==> flow/design.v <==
module flex_counter
#(
	parameter NUM_CNT_BITS = 4
)
(
	input wire clk,
	input wire n_rst,
	input wire clear,
	input wire count_enable,
	input wire [(NUM_CNT_BITS-1):0] rollover_val,
	output logic [(NUM_CNT_BITS-1):0] count_out,
	output logic rollover_flag
);
	logic [(NUM_CNT_BITS-1):0] next_count;  
	logic next_rollover_flag;
	always_ff @ (posedge clk, negedge n_rst) begin
	if (n_rst == 1'b0) begin  
		rollover_flag <= 0;
		count_out <= 0;
	end
	else begin
		count_out <= next_count;
		rollover_flag <= next_rollover_flag;
	end
	end
	always_comb begin
	  next_count = count_out;
	  next_rollover_flag = 0;
	  if (clear == 1'b1) begin 
		next_count = 0;
	  end
	  else if ((rollover_val == count_out) && (count_enable == 1)) begin
		next_count = 1;
	  end
	  else if (count_enable == 1) begin 
		next_count = count_out + 1; 
	  end
	  if (rollover_val == next_count) begin 
		next_rollover_flag = 1'b1; 
	  end
	end
endmodule
module counter(
    input clk,
          n_rst,
          cnt_up,
          clear,
    output one_k_samples
);
flex_counter 
					#(
                        .NUM_CNT_BITS(10)
					)
					A1 (
                    .clk(clk), 
					.n_rst(n_rst), 
					.clear(clear), 
					.count_enable(cnt_up), 	
					.rollover_val(10'd1000),
					.count_out(),
					.rollover_flag(one_k_samples)
                    );
endmodule
module magnitude(
    input logic  [16:0] in,
    output logic [15:0] out
);
always_comb begin
    if (in[16] == 1'b1) begin  
        out = ~(in[15:0]) + 1;
    end
    else begin
        out = in[15:0];
    end
end
endmodule
module datapath (
    input  logic        clk,
    input  logic        n_reset,
    input  logic [2:0]  op,
    input  logic [3:0]  src1,
    input  logic [3:0]  src2,
    input  logic [3:0]  dest,
    input  logic [15:0] ext_data1,
    input  logic [15:0] ext_data2,
    output logic [16:0] outreg_data,
    output logic        overflow
);
    logic        w_en;
    logic [1:0]  w_data_sel;
    logic [1:0]  alu_op;
    logic [16:0] src1_data, src2_data, alu_result, dest_data;
    always_comb begin
        w_en = 1'b0;
        w_data_sel = 2'b10;
        alu_op = 2'b00;
        case (op)
            3'b001: begin w_en = 1'b1; w_data_sel = 2'b10; alu_op = 2'b00; end
            3'b010: begin w_en = 1'b1; w_data_sel = 2'b00; end
            3'b011: begin w_en = 1'b1; w_data_sel = 2'b01; end
            3'b100: begin w_en = 1'b1; w_data_sel = 2'b10; alu_op = 2'b01; end
            3'b101: begin w_en = 1'b1; w_data_sel = 2'b10; alu_op = 2'b10; end
            3'b110: begin w_en = 1'b1; w_data_sel = 2'b10; alu_op = 2'b11; end
            default: ;
        endcase
    end
    alu CORE (.src1_data(src1_data), .src2_data(src2_data), .alu_op(alu_op),
              .result(alu_result), .overflow(overflow));
    always_comb begin
        case (w_data_sel)
            2'b00:   dest_data = {1'b0, ext_data1};
            2'b01:   dest_data = {1'b0, ext_data2};
            default: dest_data = alu_result;
        endcase
    end
    register_file RF (.clk(clk), .n_reset(n_reset), .w_en(w_en),
                      .r1_sel(src1), .r2_sel(src2), .w_sel(dest),
                      .w_data(dest_data), .r1_data(src1_data),
                      .r2_data(src2_data), .outreg_data(outreg_data));
endmodule
module alu (
    input  logic [16:0] src1_data,
    input  logic [16:0] src2_data,
    input  logic [1:0]  alu_op,
    output logic [16:0] result,
    output logic        overflow
);
    logic [17:0] large_sum, large_dif;
    logic [31:0] full_mult;
    assign large_sum = {src1_data[16], src1_data} + {src2_data[16], src2_data};
    assign large_dif = {src1_data[16], src1_data} - {src2_data[16], src2_data};
    assign full_mult = src1_data[15:0] * src2_data[15:0];
    always_comb begin
        case (alu_op)
            2'b00: begin result = src1_data; overflow = 1'b0; end
            2'b01: begin result = large_sum[16:0]; overflow = large_sum[17] ^ large_sum[16]; end
            2'b10: begin result = large_dif[16:0]; overflow = large_dif[17] ^ large_dif[16]; end
            default: begin result = {1'b0, full_mult[30:15]}; overflow = full_mult[31]; end
        endcase
    end
endmodule
module register_file (
    input  logic        clk,
    input  logic        n_reset,
    input  logic        w_en,
    input  logic [3:0]  r1_sel,
    input  logic [3:0]  r2_sel,
    input  logic [3:0]  w_sel,
    input  logic [16:0] w_data,
    output logic [16:0] r1_data,
    output logic [16:0] r2_data,
    output logic [16:0] outreg_data
);
    logic [16:0] regs_matrix [15:0];
    always_ff @ (posedge clk, negedge n_reset) begin
        if (!n_reset) begin
            for (int i = 0; i < 16; i++) regs_matrix[i] <= 17'd0;
        end
        else if (w_en) begin
            regs_matrix[w_sel] <= w_data;
        end
    end
    assign r1_data = regs_matrix[r1_sel];
    assign r2_data = regs_matrix[r2_sel];
    assign outreg_data = regs_matrix[0];
endmodule
module controller (
    input clk,
          n_rst,
    input logic dr,
                lc,
                overflow,
    output logic cnt_up,
                 clear,
                 modwait,
    output reg [2:0] op,
    output reg [3:0] src1,
                     src2,
                     dest,
    output logic err,
                 processed
);
typedef enum bit[4:0] {idle, 
                    eidle, 
                    eidle2,
                    load1, 
                    load2, 
                    load3, 
                    load4, 
                    coeff1, 
                    coeff2, 
                    coeff3, 
                    coeff4, 
                    store, 
                    check, 
                    zero, 
                    sort1, 
                    sort2, 
                    sort3, 
                    sort4, 
                    mul1, 
                    mul2, 
                    mul3, 
                    mul4, 
                    sub1, 
                    sub2, 
                    add1, 
                    add2, 
                    done
}firState;
firState curstate, nexstate;
logic next_modwait, next_processed;
always_ff @ (posedge clk, negedge n_rst) begin
    if (!n_rst)begin
    curstate <= idle;
    modwait <= 0;
    processed <= 0;
    end
    else begin
    curstate <= nexstate;
    modwait <= next_modwait;
    processed <= next_processed;
    end
end
always_comb begin
    nexstate = idle;
    err = 0;
    clear = 0;
    cnt_up = 0;
    next_modwait = 0;
    next_processed = 0;
    op = 3'b000;
    src1 = 4'd0;
    src2 = 4'd0;
    dest = 4'd0;
    case (curstate) 
        idle:
            begin
                next_modwait = 0; 
                clear = 0;
                cnt_up = 0;
                op = 3'b000;
                err = 0;
                if (lc) begin
                    nexstate = load1;
                end
                else if (dr) begin
                    nexstate = store;
                    next_modwait = 1;
                end
                else begin
                    nexstate = idle;
                end
            end
        eidle:
                begin
                    err = 1;
                    next_modwait = 0;
                    nexstate = eidle2;
                end
        eidle2:
                begin
                    err = 1;
                    if (lc) begin
                        nexstate = load1;
                    end
                    else if (dr) begin
                        nexstate = store;
                    end
                    else begin
                        nexstate = eidle2; 
                    end
                end
        load1:  
                begin
                    next_modwait = 1;
                    clear = 1;
                    err = 0;
                    op = 3'b011;
                    dest = 4'd5;  
                    nexstate = coeff1;
                end
        coeff1:  
                begin
                    next_modwait = 0;
                    clear = 0;
                    op = 3'b000;
                    if (lc) begin
                        nexstate = load2;
                    end
                    else begin
                        nexstate = coeff1;
                    end
                end
        load2:
                begin
                    next_modwait = 1;
                    op = 3'b011;
                    dest = 4'd6;  
                    nexstate = coeff2;
                end
        coeff2:  
                begin
                    next_modwait = 0;
                    op = 3'b000;
                    if (lc) begin
                        nexstate = load3;
                    end
                    else begin
                        nexstate = coeff2;
                    end
                end
        load3:
                begin
                    next_modwait = 1;
                    op = 3'b011;
                    dest = 4'd7;  
                    nexstate = coeff3;
                end
        coeff3:  
                begin
                    next_modwait = 0;
                    op = 3'b000;
                    if (lc) begin
                        nexstate = load4;
                    end
                    else begin
                    nexstate = coeff3;
                    end
                end
        load4:
                begin
                  next_modwait = 1;
                  op = 3'b011;
                  dest = 4'd8;  
                  nexstate = coeff4;
                end
        coeff4:  
                begin
                    next_modwait = 0;
                    op = 3'b000;
                    nexstate = idle;
                end
        store:  
                begin
                    if (dr) begin
                    cnt_up = 1;
                    next_modwait = 1;
                    op = 3'b010;
                    dest = 4'd9;  
                    nexstate = zero;
                    end
                    else begin
                        nexstate = eidle;
                    end
                end
        zero:
                begin
                    cnt_up = 0;
                    next_modwait = 1;
                    src1 = 4'd0;
                    src2 = 4'd0;
                    dest = 4'd0;  
                    op = 3'b101;  
                    nexstate = sort1;
                end
        sort1:
                begin
                    next_modwait = 1;
                    src1 = 4'd2;
                    dest = 4'd1;  
                    op = 3'b001;  
                    nexstate = sort2;
                end
        sort2:
                begin
                    next_modwait = 1;
                    src1 = 4'd3;
                    dest = 4'd2;  
                    op = 3'b001;  
                    nexstate = sort3;
                end
        sort3:
                begin
                    next_modwait = 1;
                    src1 = 4'd4;
                    dest = 4'd3;  
                    op = 3'b001;  
                    nexstate = sort4;
                end
        sort4:
                begin
                    next_modwait = 1;
                    src1 = 4'd9;
                    dest = 4'd4;  
                    op = 3'b001;  
                    nexstate = mul1;
                end
        mul1:
                begin
                    next_modwait = 1;
                    src1 = 4'd4; 
                    src2 = 4'd5; 
                    dest = 4'd9;  
                    op = 3'b110;  
                    nexstate = sub1;
                end
        sub1:
                begin
                    next_modwait = 1;
                    src1 = 4'd0;
                    src2 = 4'd9;
                    dest = 4'd0;  
                    op = 3'b101;  
                    if (overflow) begin
                        nexstate = eidle;
                        next_processed = 1;
                    end
                    else begin
                        nexstate = mul2;
                    end
                end
        mul2: 
                begin
                    next_modwait = 1;
                    src1 = 4'd3; 
                    src2 = 4'd6; 
                    dest = 4'd9;  
                    op = 3'b110;  
                    nexstate = add1;
                end
        add1:
                begin
                    next_modwait = 1;
                    src1 = 4'd0;
                    src2 = 4'd9;
                    dest = 4'd0;  
                    op = 3'b100;  
                    if (overflow) begin
                        nexstate = eidle;
                        next_processed = 1;
                    end
                    else begin
                        nexstate = mul3;
                    end
                end
        mul3:
                begin
                    next_modwait = 1;
                    src1 = 4'd2; 
                    src2 = 4'd7; 
                    dest = 4'd9;  
                    op = 3'b110;  
                    nexstate = sub2;
                end
        sub2:
                begin
                    next_modwait = 1;
                    src1 = 4'd0;
                    src2 = 4'd9;
                    dest = 4'd0;  
                    op = 3'b101;  
                    if (overflow) begin
                        nexstate = eidle;
                        next_processed = 1;
                    end
                    else begin
                        nexstate = mul4;
                    end
                end
        mul4:
                begin
                    next_modwait = 1;
                    src1 = 4'd1; 
                    src2 = 4'd8; 
                    dest = 4'd9;  
                    op = 3'b110;  
                    nexstate = add2;
                end
        add2:
                begin
                    next_modwait = 1;
                    src1 = 4'd0;
                    src2 = 4'd9;
                    dest = 4'd0;  
                    op = 3'b100;  
                    if (overflow) begin
                        nexstate = eidle;
                        next_processed = 1;
                    end
                    else begin
                        nexstate = done;
                        next_processed = 1;
                    end
                end
        done:
                begin
                    op = 3'b000;
                    next_modwait = 0;
                    nexstate = idle;
                end
    endcase
end
endmodule
module fir_filter(
    input clk,
          n_reset,
    input logic [15:0] sample_data,
                        fir_coefficient,
    input logic load_coeff,
                data_ready,
    output logic one_k_samples,
                 processed,
                 modwait,
    output logic [15:0] fir_out,
    output logic err
);
    logic  cnt_up,
          clear,
          overflow;
    logic [2:0] op;
    logic [3:0] src1, src2, dest;
    logic [16:0] outreg_data;  
    logic done;
    assign processed = done;
    controller    B1(
                    .clk(clk),
                    .n_rst(n_reset),
                    .dr(data_ready),
                    .lc(load_coeff),
                    .overflow(overflow),
                    .cnt_up(cnt_up),
                    .clear(clear),
                    .modwait(modwait),
                    .op(op),
                    .src1(src1),
                    .src2(src2),
                    .dest(dest),
                    .err(err),
                    .processed(done)
                    );
    counter   C1(
                    .clk(clk),
                    .n_rst(n_reset),
                    .cnt_up(cnt_up),
                    .clear(clear),
                    .one_k_samples(one_k_samples)
                    );
    datapath    D1(
                    .clk(clk),
                    .n_reset(n_reset),
                    .op(op),
                    .src1(src1),
                    .src2(src2),
                    .dest(dest),
                    .ext_data1(sample_data),
                    .ext_data2(fir_coefficient),
                    .outreg_data(outreg_data),
                    .overflow(overflow)
                    );
    magnitude   E1(
                    .in(outreg_data),
                    .out(fir_out)
                    );
endmodule
module coefficient_loader(
    input clk,
          n_reset,
    input logic new_coefficient_set,
    input logic modwait,
    output logic load_coeff,
    output logic [1:0] coefficient_num,
    output logic clear_new_coefficient
);
typedef enum bit [2:0] {IDLE, 
                        F0,
                        F1,
                        F2,
			            F3} loadState;	
loadState state, nexstate;
always_ff @ (posedge clk, negedge n_reset) begin
    if(!n_reset) begin
        state <= IDLE;
    end
    else begin
        state <= nexstate;
    end
end
always_comb begin
     nexstate = state;  
     coefficient_num = 2'b00;  
     load_coeff = 0;  
     clear_new_coefficient = 0;  
    case (state)
        IDLE:
            begin
                clear_new_coefficient = 0;
                if(new_coefficient_set && !modwait) begin
                    nexstate = F0;
                end
                else begin
                    nexstate = IDLE;
                end
            end
        F0:
            begin
                coefficient_num = 2'b00;  
                if(!modwait) begin
                    load_coeff = 1;  
                end
                else if (load_coeff && !modwait) begin
                    load_coeff = 0;  
                end
                else begin
                    nexstate = F1;  
                end
            end
        F1:
            begin
                coefficient_num = 2'b01;  
                if(!modwait) begin
                    load_coeff = 1;  
                end
                else if (load_coeff) begin
                    load_coeff = 0;  
                end
                else begin
                     nexstate = F2;  
                end
            end
        F2:
            begin
                 coefficient_num = 2'b10;  
                if(!modwait) begin
                    load_coeff = 1;  
                end
                else if (load_coeff) begin
                    load_coeff = 0;  
                end
                else begin
                    nexstate = F3;  
                end
            end
        F3:
            begin
                  coefficient_num = 2'b11;  
                if(!modwait) begin
                    load_coeff = 1;  
                end
                else if (load_coeff) begin
                    load_coeff = 0;  
                end
                else begin
                    nexstate = IDLE;  
                    clear_new_coefficient = 1;  
                end
            end
    endcase 
end
endmodule
module ahb_lite_slave(
    input   clk,
            n_rst,
    output logic [15:0] sample_data,
    output logic data_ready,
                new_coefficient_set,
    input logic clear_new_coefficient,
                processed,
    input logic [1:0] coefficient_num,
    output logic [15:0] fir_coefficient,
    input logic modwait,
    input logic [15:0] fir_out,
    input logic err,
                hsel,
    input logic [3:0] haddr,
    input logic hsize,
    input logic [1:0] htrans,
    input logic hwrite,
    input logic [15:0] hwdata,
    output logic [15:0] hrdata,
    output logic hresp
);
logic [15:0] [7:0] register, nexregister; 
logic [15:0] nexhrdata, nexfir_coefficient;
logic next_data_ready;
logic write1, nexwrite1;
logic [3:0]storeadd, nexstoreadd;
always_ff @ (posedge clk, negedge n_rst) begin
if(!n_rst) begin
    hrdata <= 0;
    data_ready <= 0;
    write1 <= 0;
    storeadd <= 0;
    register[0] <= 0;
    register[1] <= 0;
    register[2] <= 0;
    register[3] <= 0;
    register[4] <= 0;
    register[5] <= 0;
    register[6] <= 0;
    register[7] <= 0;
    register[8] <= 0;
    register[9] <= 0;
    register[10] <= 0;
    register[11] <= 0;
    register[12] <= 0;
    register[13] <= 0;
    register[14] <= 0;
    register[15] <= 0;
end
else begin
    hrdata <= nexhrdata;
    data_ready <= next_data_ready;
    write1 <= nexwrite1;
    storeadd <= nexstoreadd;
    register[0] <= nexregister[0];
    register[1] <= nexregister[1];
    register[2] <= nexregister[2];
    register[3] <= nexregister[3];
    register[4] <= nexregister[4];
    register[5] <= nexregister[5];
    register[6] <= nexregister[6];
    register[7] <= nexregister[7];
    register[8] <= nexregister[8];
    register[9] <= nexregister[9];
    register[10] <= nexregister[10];
    register[11] <= nexregister[11];
    register[12] <= nexregister[12];
    register[13] <= nexregister[13];
    register[14] <= nexregister[14];
    register[15] <= nexregister[15];
end
end
always_comb begin
    hresp = 0;  
    nexhrdata = 0;  
    if(processed) begin
        next_data_ready = 0;
    end
    else begin
        next_data_ready = data_ready;  
    end
    nexwrite1 = write1;  
    nexstoreadd = storeadd;  
    nexregister[0][0] = {modwait | new_coefficient_set | data_ready | write1 | (hsel & hwrite & (htrans == 2'd2))};  
    nexregister[0][7:1] = {7'd0};  
    nexregister[1][0] = {err};  
    nexregister[1][7:1] = {7'd0};  
    nexregister[2] = fir_out[7:0];
    nexregister[3] = fir_out[15:8];
    nexregister[4] = register[4];
    nexregister[5] = register[5];
    nexregister[6] = register[6];
    nexregister[7] = register[7];
    nexregister[8] = register[8];
    nexregister[9] = register[9];
    nexregister[10] = register[10];
    nexregister[11] = register[11];
    nexregister[12] = register[12];
    nexregister[13] = register[13];
    if (clear_new_coefficient) begin
        nexregister[14] = 8'h0000;
    end
    else begin
        nexregister[14] = register[14];
    end
    nexregister[15] = register[15];
            if (write1) begin
                nexwrite1 = 0;  
                if({storeadd[3:1], 1'b0} == 4'd4) 
                begin
                    next_data_ready = 1'b1;
                end
                nexregister[{storeadd[3:1], 1'b0}] = hwdata[7:0];  
                nexregister[{storeadd[3:1], 1'b1}] = hwdata[15:8];  
            end
    if (hsel)  
    begin
        if(haddr < 0  ||  14 < haddr)
        begin
            hresp = 1;
        end
        else
        begin
            if(hwrite && (htrans == 2'd2)) 
            begin
                if(!hsize)  
                begin
                    if(!((haddr == 0)
                    | (haddr == 1)
                    | (haddr == 2)
                    | (haddr == 3))) 
                    begin
                        if(haddr[3:1] == 4'd6) 
                        begin
                            next_data_ready = 1'b1;
                        end
                        nexregister[haddr] = hwdata;  
                    end
                    else  
                    begin
                            hresp = 1;  
                    end  
                end
                else  
                begin
                    if(!((haddr == 0)
                    | (haddr == 1)
                    | (haddr == 2)
                    | (haddr == 3))) 
                    begin
                        nexwrite1 = 1;  
                        nexstoreadd = haddr;  
                    end
                    else  
                    begin
                            hresp = 1;  
                    end  
                end
            end
            else 
            begin
                if(!hsize)  
                begin
                        nexhrdata = register[haddr];  
                end
                else  
                begin
                       nexhrdata[7:0] = nexregister[{haddr[3:1], 1'b0}];  
                       nexhrdata[15:8] = nexregister[{haddr[3:1], 1'b1}];  
                end
            end
        end
    end
end
assign fir_coefficient = {register[7 + (coefficient_num * 2)], register[6 + (coefficient_num * 2)]};
assign new_coefficient_set = {register[14][0]};
assign  sample_data = {register[5], register[4]};
endmodule
module ahb_lite_fir_filter(
    input clk,
          n_rst,
    input logic hsel,
    input logic [3:0] haddr,
    input logic hsize,
    input logic [1:0] htrans,
    input logic hwrite,
    input logic [15:0] hwdata,
    output logic [15:0] hrdata,
    output logic hresp
);
logic [15:0] fir_out, sample_data, fir_coefficient;
logic [1:0] coefficient_num;
logic processed, err, modwait, data_ready, new_coefficient_set, load_coeff, clear_new_coefficient;
ahb_lite_slave AHB (.clk(clk), 
                    .n_rst(n_rst),
                    .fir_out(fir_out),
                    .modwait(modwait),
                    .err(err),
                    .sample_data(sample_data),
                    .data_ready(data_ready),
                    .fir_coefficient(fir_coefficient),
                    .new_coefficient_set(new_coefficient_set),
                    .coefficient_num(coefficient_num),
                    .clear_new_coefficient(clear_new_coefficient),
                    .hsel(hsel),
                    .htrans(htrans),
                    .haddr(haddr),
                    .hsize(hsize),
                    .hwrite(hwrite),
                    .hwdata(hwdata),
                    .hrdata(hrdata),
                    .hresp(hresp),
                    .processed(processed));
coefficient_loader CFL  (.clk(clk),
                        .n_reset(n_rst),
                        .new_coefficient_set(new_coefficient_set),
                        .modwait(modwait),
                        .load_coeff(load_coeff),
                        .coefficient_num(coefficient_num),
                        .clear_new_coefficient(clear_new_coefficient));
fir_filter FF      (.clk(clk),
                  .n_reset(n_rst),
                  .sample_data(sample_data),
                  .fir_coefficient(fir_coefficient),
                  .load_coeff(load_coeff),
                  .data_ready(data_ready),
                  .one_k_samples(),
                  .modwait(modwait),
                  .fir_out(fir_out),
                  .err(err),
                  .processed(processed)
);
endmodule
-- Tool chain data of ahb_lite_fir_filter
Tool output for the design above, in the order of the flow.
Line numbers count from 1 in the design file above.
Operators carry their Yosys type and port widths (W data, S select, Z words).
Library cell names are shortened.
Not given: -
- top module: ahb_lite_fir_filter
- clock: clk
- standard-cell library: sky130hd
- library corner: tt_025C_1v80

-- After elaboration
Counts by Yosys on the flattened word-level netlist (proc, flatten, opt, wreduce). Print and check cells are left out.
- noted output and inout port bits: 17
- word-level cells: 318
- noted register bits after elaboration: 432
- multiplexer cells at 108
- bitwise logic cells at 14
- noted eq/ne operators: 109
- shift-type cells at 5
- noted $add $sub $neg: 5
- multiply operators at 1
- magnitude comparators at 2
- reduce/logical cells: 49
- operator list (kind ; number):
    $mux W128 ; 6
    $pmux W17 S16 ; 2
    $mul A16 B16 Y32 ; 1
    $shiftx A128 B8 Y8 ; 3
    $mux W8 ; 36
    $shiftx A128 B32 Y8 ; 2
    $eq A4 B4 Y1 const B ; 32
    $pmux W5 S24 ; 1
    $logic_not A32 Y1 ; 3
    $eq A4 B3 Y1 const B ; 16
    $mux W16 ; 4
    $pmux W17 S3 ; 1
    $eq A5 B5 Y1 const B ; 10
    $pmux W4 S10 ; 1
    $pmux W4 S5 ; 2
    $pmux W17 S2 ; 1
    $reduce_and A2 Y1 ; 16
    $eq A4 B2 Y1 const B ; 8
    $mux W4 ; 8
    $eq A5 B4 Y1 const B ; 6
    $mux W1 ; 28
    $eq A3 B3 Y1 const B ; 9
    $reduce_or A4 Y1 ; 5
    $eq A5 B3 Y1 const B ; 4
    $mux W5 ; 4
    $add A17 B17 Y18 ; 1
    $sub A17 B17 Y18 ; 1
    $eq A3 B2 Y1 const B ; 6
Other operator kinds: 37; their cells: 76.

-- Logic depth
Longest topological path by Yosys (ltp), each cell counted once; first at word level (registers and memories cut), then after technology mapping (sequential cells cut; the memories' decode and read muxes count).
- noted depth in word-level cells: 13
- ABC_AREA: 0
- noted mapped depth: 35
- mapped depth without buffers: 31

-- Mapped cells and area
Yosys stat after the flow's synthesis: flattened, memories mapped to cells. It holds for the ABC_AREA given above (unset counts as 0); a run with the other value may have another netlist.
The area totals of this step are shown rounded.
- cells by type (cell type ; number ; total area (µm²)):
    dfrtp_1 ; 418 ; 1.05E+04
    fa_1 ; 195 ; 3.9E+03
    mux2_2 ; 161 ; 1.81E+03
    nand2_1 ; 455 ; 1.71E+03
    ha_1 ; 136 ; 1.7E+03
    nor2_1 ; 401 ; 1.51E+03
    a21oi_1 ; 290 ; 1.45E+03
    mux4_2 ; 48 ; 1.08E+03
    inv_1 ; 278 ; 1.04E+03
    mux2i_1 ; 89 ; 890.854
    o21ai_0 ; 146 ; 730.701
    clkbuf_1 ; 168 ; 630.605
    a221oi_1 ; 38 ; 332.819
    a22oi_1 ; 43 ; 322.81
    a211oi_1 ; 38 ; 285.274
    nor2b_1 ; 34 ; 212.704
    a21o_1 ; 28 ; 210.202
    a311oi_1 ; 24 ; 210.202
Other cell types: 64; their cells: 533.
- sequential part of the area: 10500 µm²
- chip area (Yosys) at 32200 µm²
- mapped cells: 3523
- noted flip-flop cells: 420
By module: a second synthesis without flattening, with its own total; a netlist apart from the flattened one above.
- noted cell total of the unflattened synthesis: 3668
- area total of the unflattened synthesis: 37700 µm²
Each row is one instance without its submodules.
- by module (module ; area (µm²) ; times used ; seq. area (µm²) ; cells):
    register_file ; 15400 ; 1 ; 6810 ; 1364
    alu ; 10000 ; 1 ; 0.0 ; 1199
    ahb_lite_slave ; 9190 ; 1 ; 3730 ; 805
    controller ; 1000 ; 1 ; 702 ; 76
    flex_counter (NUM_CNT_BITS=10) ; 991 ; 1 ; 275 ; 112
    datapath ; 509 ; 1 ; 0.0 ; 44
    magnitude ; 355 ; 1 ; 0.0 ; 48
    coefficient_loader ; 219 ; 1 ; 126 ; 18
    counter ; 7.5 ; 1 ; 0.0 ; 2
    ahb_lite_fir_filter ; 0.0 ; 1 ; 0.0 ; 0
    fir_filter ; 0.0 ; 1 ; 0.0 ; 0

-- Worst setup path after synthesis
Path of least setup slack by OpenSTA after synthesis, without wires, with an ideal clock, recovery checks aside; 20% of the period is set as input and as output delay. Where synthesis merged equal registers, the netlist keeps one of their names.
- kind: reg2reg
- start: register FF.B1.curstate
- end: register FF.D1.RF.regs_matrix[14][7]
- noted arrival: 8.044 ns
- delay of the path: 8.177 ns
- noted clock period: 12.0 ns
- slack: 3.823 ns
- stages on the path: 32
- buffers on the path: 4
- period reached after synthesis at 8.177 ns
"delay of the path" is the arrival time less input delay plus setup time.
"stages on the path": output pins that drive a net of the path, with the launching flip-flop's if there is one; two outputs of one cell count as two.
"period reached after synthesis" is the clock period less the worst setup slack; recovery checks do not enter. This is arithmetic on one report: input and output delays are still those of the set period (20% each).
An end named without its bit number is one bit of that signal or, where synthesis recoded a state register, one of its new flip-flops.
Between the ends stands the longest chain of elaborated cells between them, by number of cells; it is not shown to be the way that was timed. Of several equally long chains one is given.
Each line given opens the expression or statement behind the cell; cells for indexed reads and writes are added by Yosys, which also makes memories of some case tables.
- cells stage by stage: dfrtp_1 -> or4_1 -> buf_2 -> nor3_1 -> clkbuf_1 -> a22oi_1 -> a31oi_1 -> clkbuf_1 -> ha_1 -> inv_1 -> fa_1 -> inv_1 -> fa_1 -> inv_1 -> fa_1 -> inv_1 -> fa_1 -> fa_1 -> inv_1 -> fa_1 -> inv_1 -> ha_1 -> a21oi_1 -> o21a_1 -> nor3b_1 -> and2_1 -> and3_1 -> o31a_1 -> xnor2_1 -> a21oi_1 -> buf_2 -> a21oi_1
- cells in the longest elaborated chain at 8
- RTL lines, path after synthesis (item ; line ; RTL):
    start, declared ; 211 ; firState curstate, nexstate;
    start, assigned ; 215 ; curstate <= idle;
    start, assigned ; 220 ; curstate <= nexstate;
    $eq A5 B5 Y1 ; 236 ; case (curstate)
    $reduce_or A2 Y1 ; - ;
    $pmux W4 S5 ; 236 ;
    $eq A4 B4 Y1 ; 163 ; assign r1_data = regs_matrix[r1_sel];
    $pmux W17 S16 ; 163 ;
    $mul A16 B16 Y32 ; 132 ; assign full_mult = src1_data[15:0] * src2_data[15:0];
    $pmux W17 S3 ; 134 ; case (alu_op)
    $pmux W17 S2 ; 110 ; case (w_data_sel)
    end, assigned ; 157 ; for (int i = 0; i < 16; i++) regs_matrix[i] <= 17'd0;
    end, assigned ; 160 ; regs_matrix[w_sel] <= w_data;
    end, declared ; 154 ; logic [16:0] regs_matrix [15:0];

-- Worst path after layout
Path of least setup slack in the final report of record 1 (OpenROAD, finished layout, wires in). Where an end is a register, its clock arrival counts in the times.
- kind: in2out
- start: input port haddr[0]
- end: output port hresp
- stages on the path: 7
- buffers on the path: 5
- noted external input delay: 2.38 ns
- noted arrival: 6.06 ns
- slack: 3.46 ns
- noted clock period: 11.9 ns
Between the ends stands the longest chain of elaborated cells between them, by number of cells; it is not shown to be the way that was timed. Of several equally long chains one is given.
- cells stage by stage: clkbuf_1 -> clkbuf_2 -> buf_1 -> clkbuf_1 -> nand2_1 -> o32ai_1 -> clkdlybuf4s50_1
- cells in the longest elaborated chain at 8
- RTL lines, path post-layout (item ; line ; RTL):
    start, declared ; 844 ; input logic [3:0] haddr,
    $logic_not A4 Y1 ; 807 ; if(!((haddr == 0)
    $or A1 B1 Y1 (3 in a row) ; 807 ;
    $mux W1 ; 807 ;
    $mux W1 ; 785 ; if(hwrite && (htrans == 2'd2))
    $mux W1 ; 779 ; if(haddr < 0  ||  14 < haddr)
    $mux W1 ; 777 ; if (hsel)
    end, declared ; 850 ; output logic hresp

Ticket comment

Design ahb_lite_fir_filter on sky130hd. What follows are 3 stored runs of the flow, each under its own settings; their order means nothing. The constraints put input and output delay at 20% of the set period each and load the outputs with 0.01 pF.
"reached clock period" is the run's clock period less its worst setup slack. It is reckoned from that one timing run; input and output delays stay at 20% of the period that was set.
By "worst setup path time" is meant the share of the clock period that the worst setup path is allowed (20% is reserved at inputs, 20% at outputs), minus its slack. Clock arrival times at its registers enter into it.
"total power after layout" is the tool's figure for a default switching activity; nothing was simulated.
Values from the reports are rounded here.

Record 1
Settings were CAP_MARGIN = 15; CELL_PAD_IN_SITES_DETAIL_PLACEMENT = 0; CELL_PAD_IN_SITES_GLOBAL_PLACEMENT = 0; CORE_MARGIN = 4; CORE_UTILIZATION = 37; GPL_ROUTABILITY_DRIVEN = 0; GPL_TIMING_DRIVEN = 0; MAX_ROUTING_LAYER = met4; PLACE_DENSITY_LB_ADDON = 0.18; SETUP_SLACK_MARGIN = 3.35; SLEW_MARGIN = 35; period_ns = 11.9
- noted the reached clock period: 8.439 ns
- worst setup path time at 3.68 ns
- class of the worst setup path: in2out
- noted the area inside the die boundary: 91900 µm²
- noted the standard-cell area after layout: 38100 µm²
- netlist area reported by Yosys at 32200 µm²
- total power after layout at 3.40 mW
- worst setup slack after layout at 3.46 ns
- post-route worst hold slack: 0.368 ns

Record 2
Settings were CAP_MARGIN = 15; CELL_PAD_IN_SITES_DETAIL_PLACEMENT = 0; CELL_PAD_IN_SITES_GLOBAL_PLACEMENT = 1; CORE_MARGIN = 4; CORE_UTILIZATION = 37; CTS_CLUSTER_SIZE = 60; GPL_ROUTABILITY_DRIVEN = 1; GPL_TIMING_DRIVEN = 1; MAX_ROUTING_LAYER = met4; PLACE_DENSITY_LB_ADDON = 0.18; SETUP_SLACK_MARGIN = 1.45; SLEW_MARGIN = 15; period_ns = 11.9
- noted the reached clock period: 10.131 ns
- worst setup path time at 10.13 ns
- class of the worst setup path: reg2reg
- noted the area inside the die boundary: 91900 µm²
- noted the standard-cell area after layout: 35800 µm²
- netlist area reported by Yosys at 32200 µm²
- total power after layout at 3.43 mW
- worst setup slack after layout at 1.77 ns
- post-route worst hold slack: 0.369 ns

Record 3
Settings were CELL_PAD_IN_SITES_DETAIL_PLACEMENT = 1; CELL_PAD_IN_SITES_GLOBAL_PLACEMENT = 2; CORE_MARGIN = 4; CORE_UTILIZATION = 45; GPL_ROUTABILITY_DRIVEN = 1; GPL_TIMING_DRIVEN = 0; MAX_ROUTING_LAYER = met5; PLACE_DENSITY_LB_ADDON = 0.18; SETUP_SLACK_MARGIN = -0.55; SLEW_MARGIN = 35; period_ns = 6.15; CAP_MARGIN = 20
- noted the reached clock period: 8.347 ns
- worst setup path time at 8.35 ns
- class of the worst setup path: reg2reg
- noted the area inside the die boundary: 76000 µm²
- noted the standard-cell area after layout: 39600 µm²
- netlist area reported by Yosys at 32200 µm²
- total power after layout at 6.76 mW
- worst setup slack after layout at -2.20 ns
- post-route worst hold slack: 0.384 ns
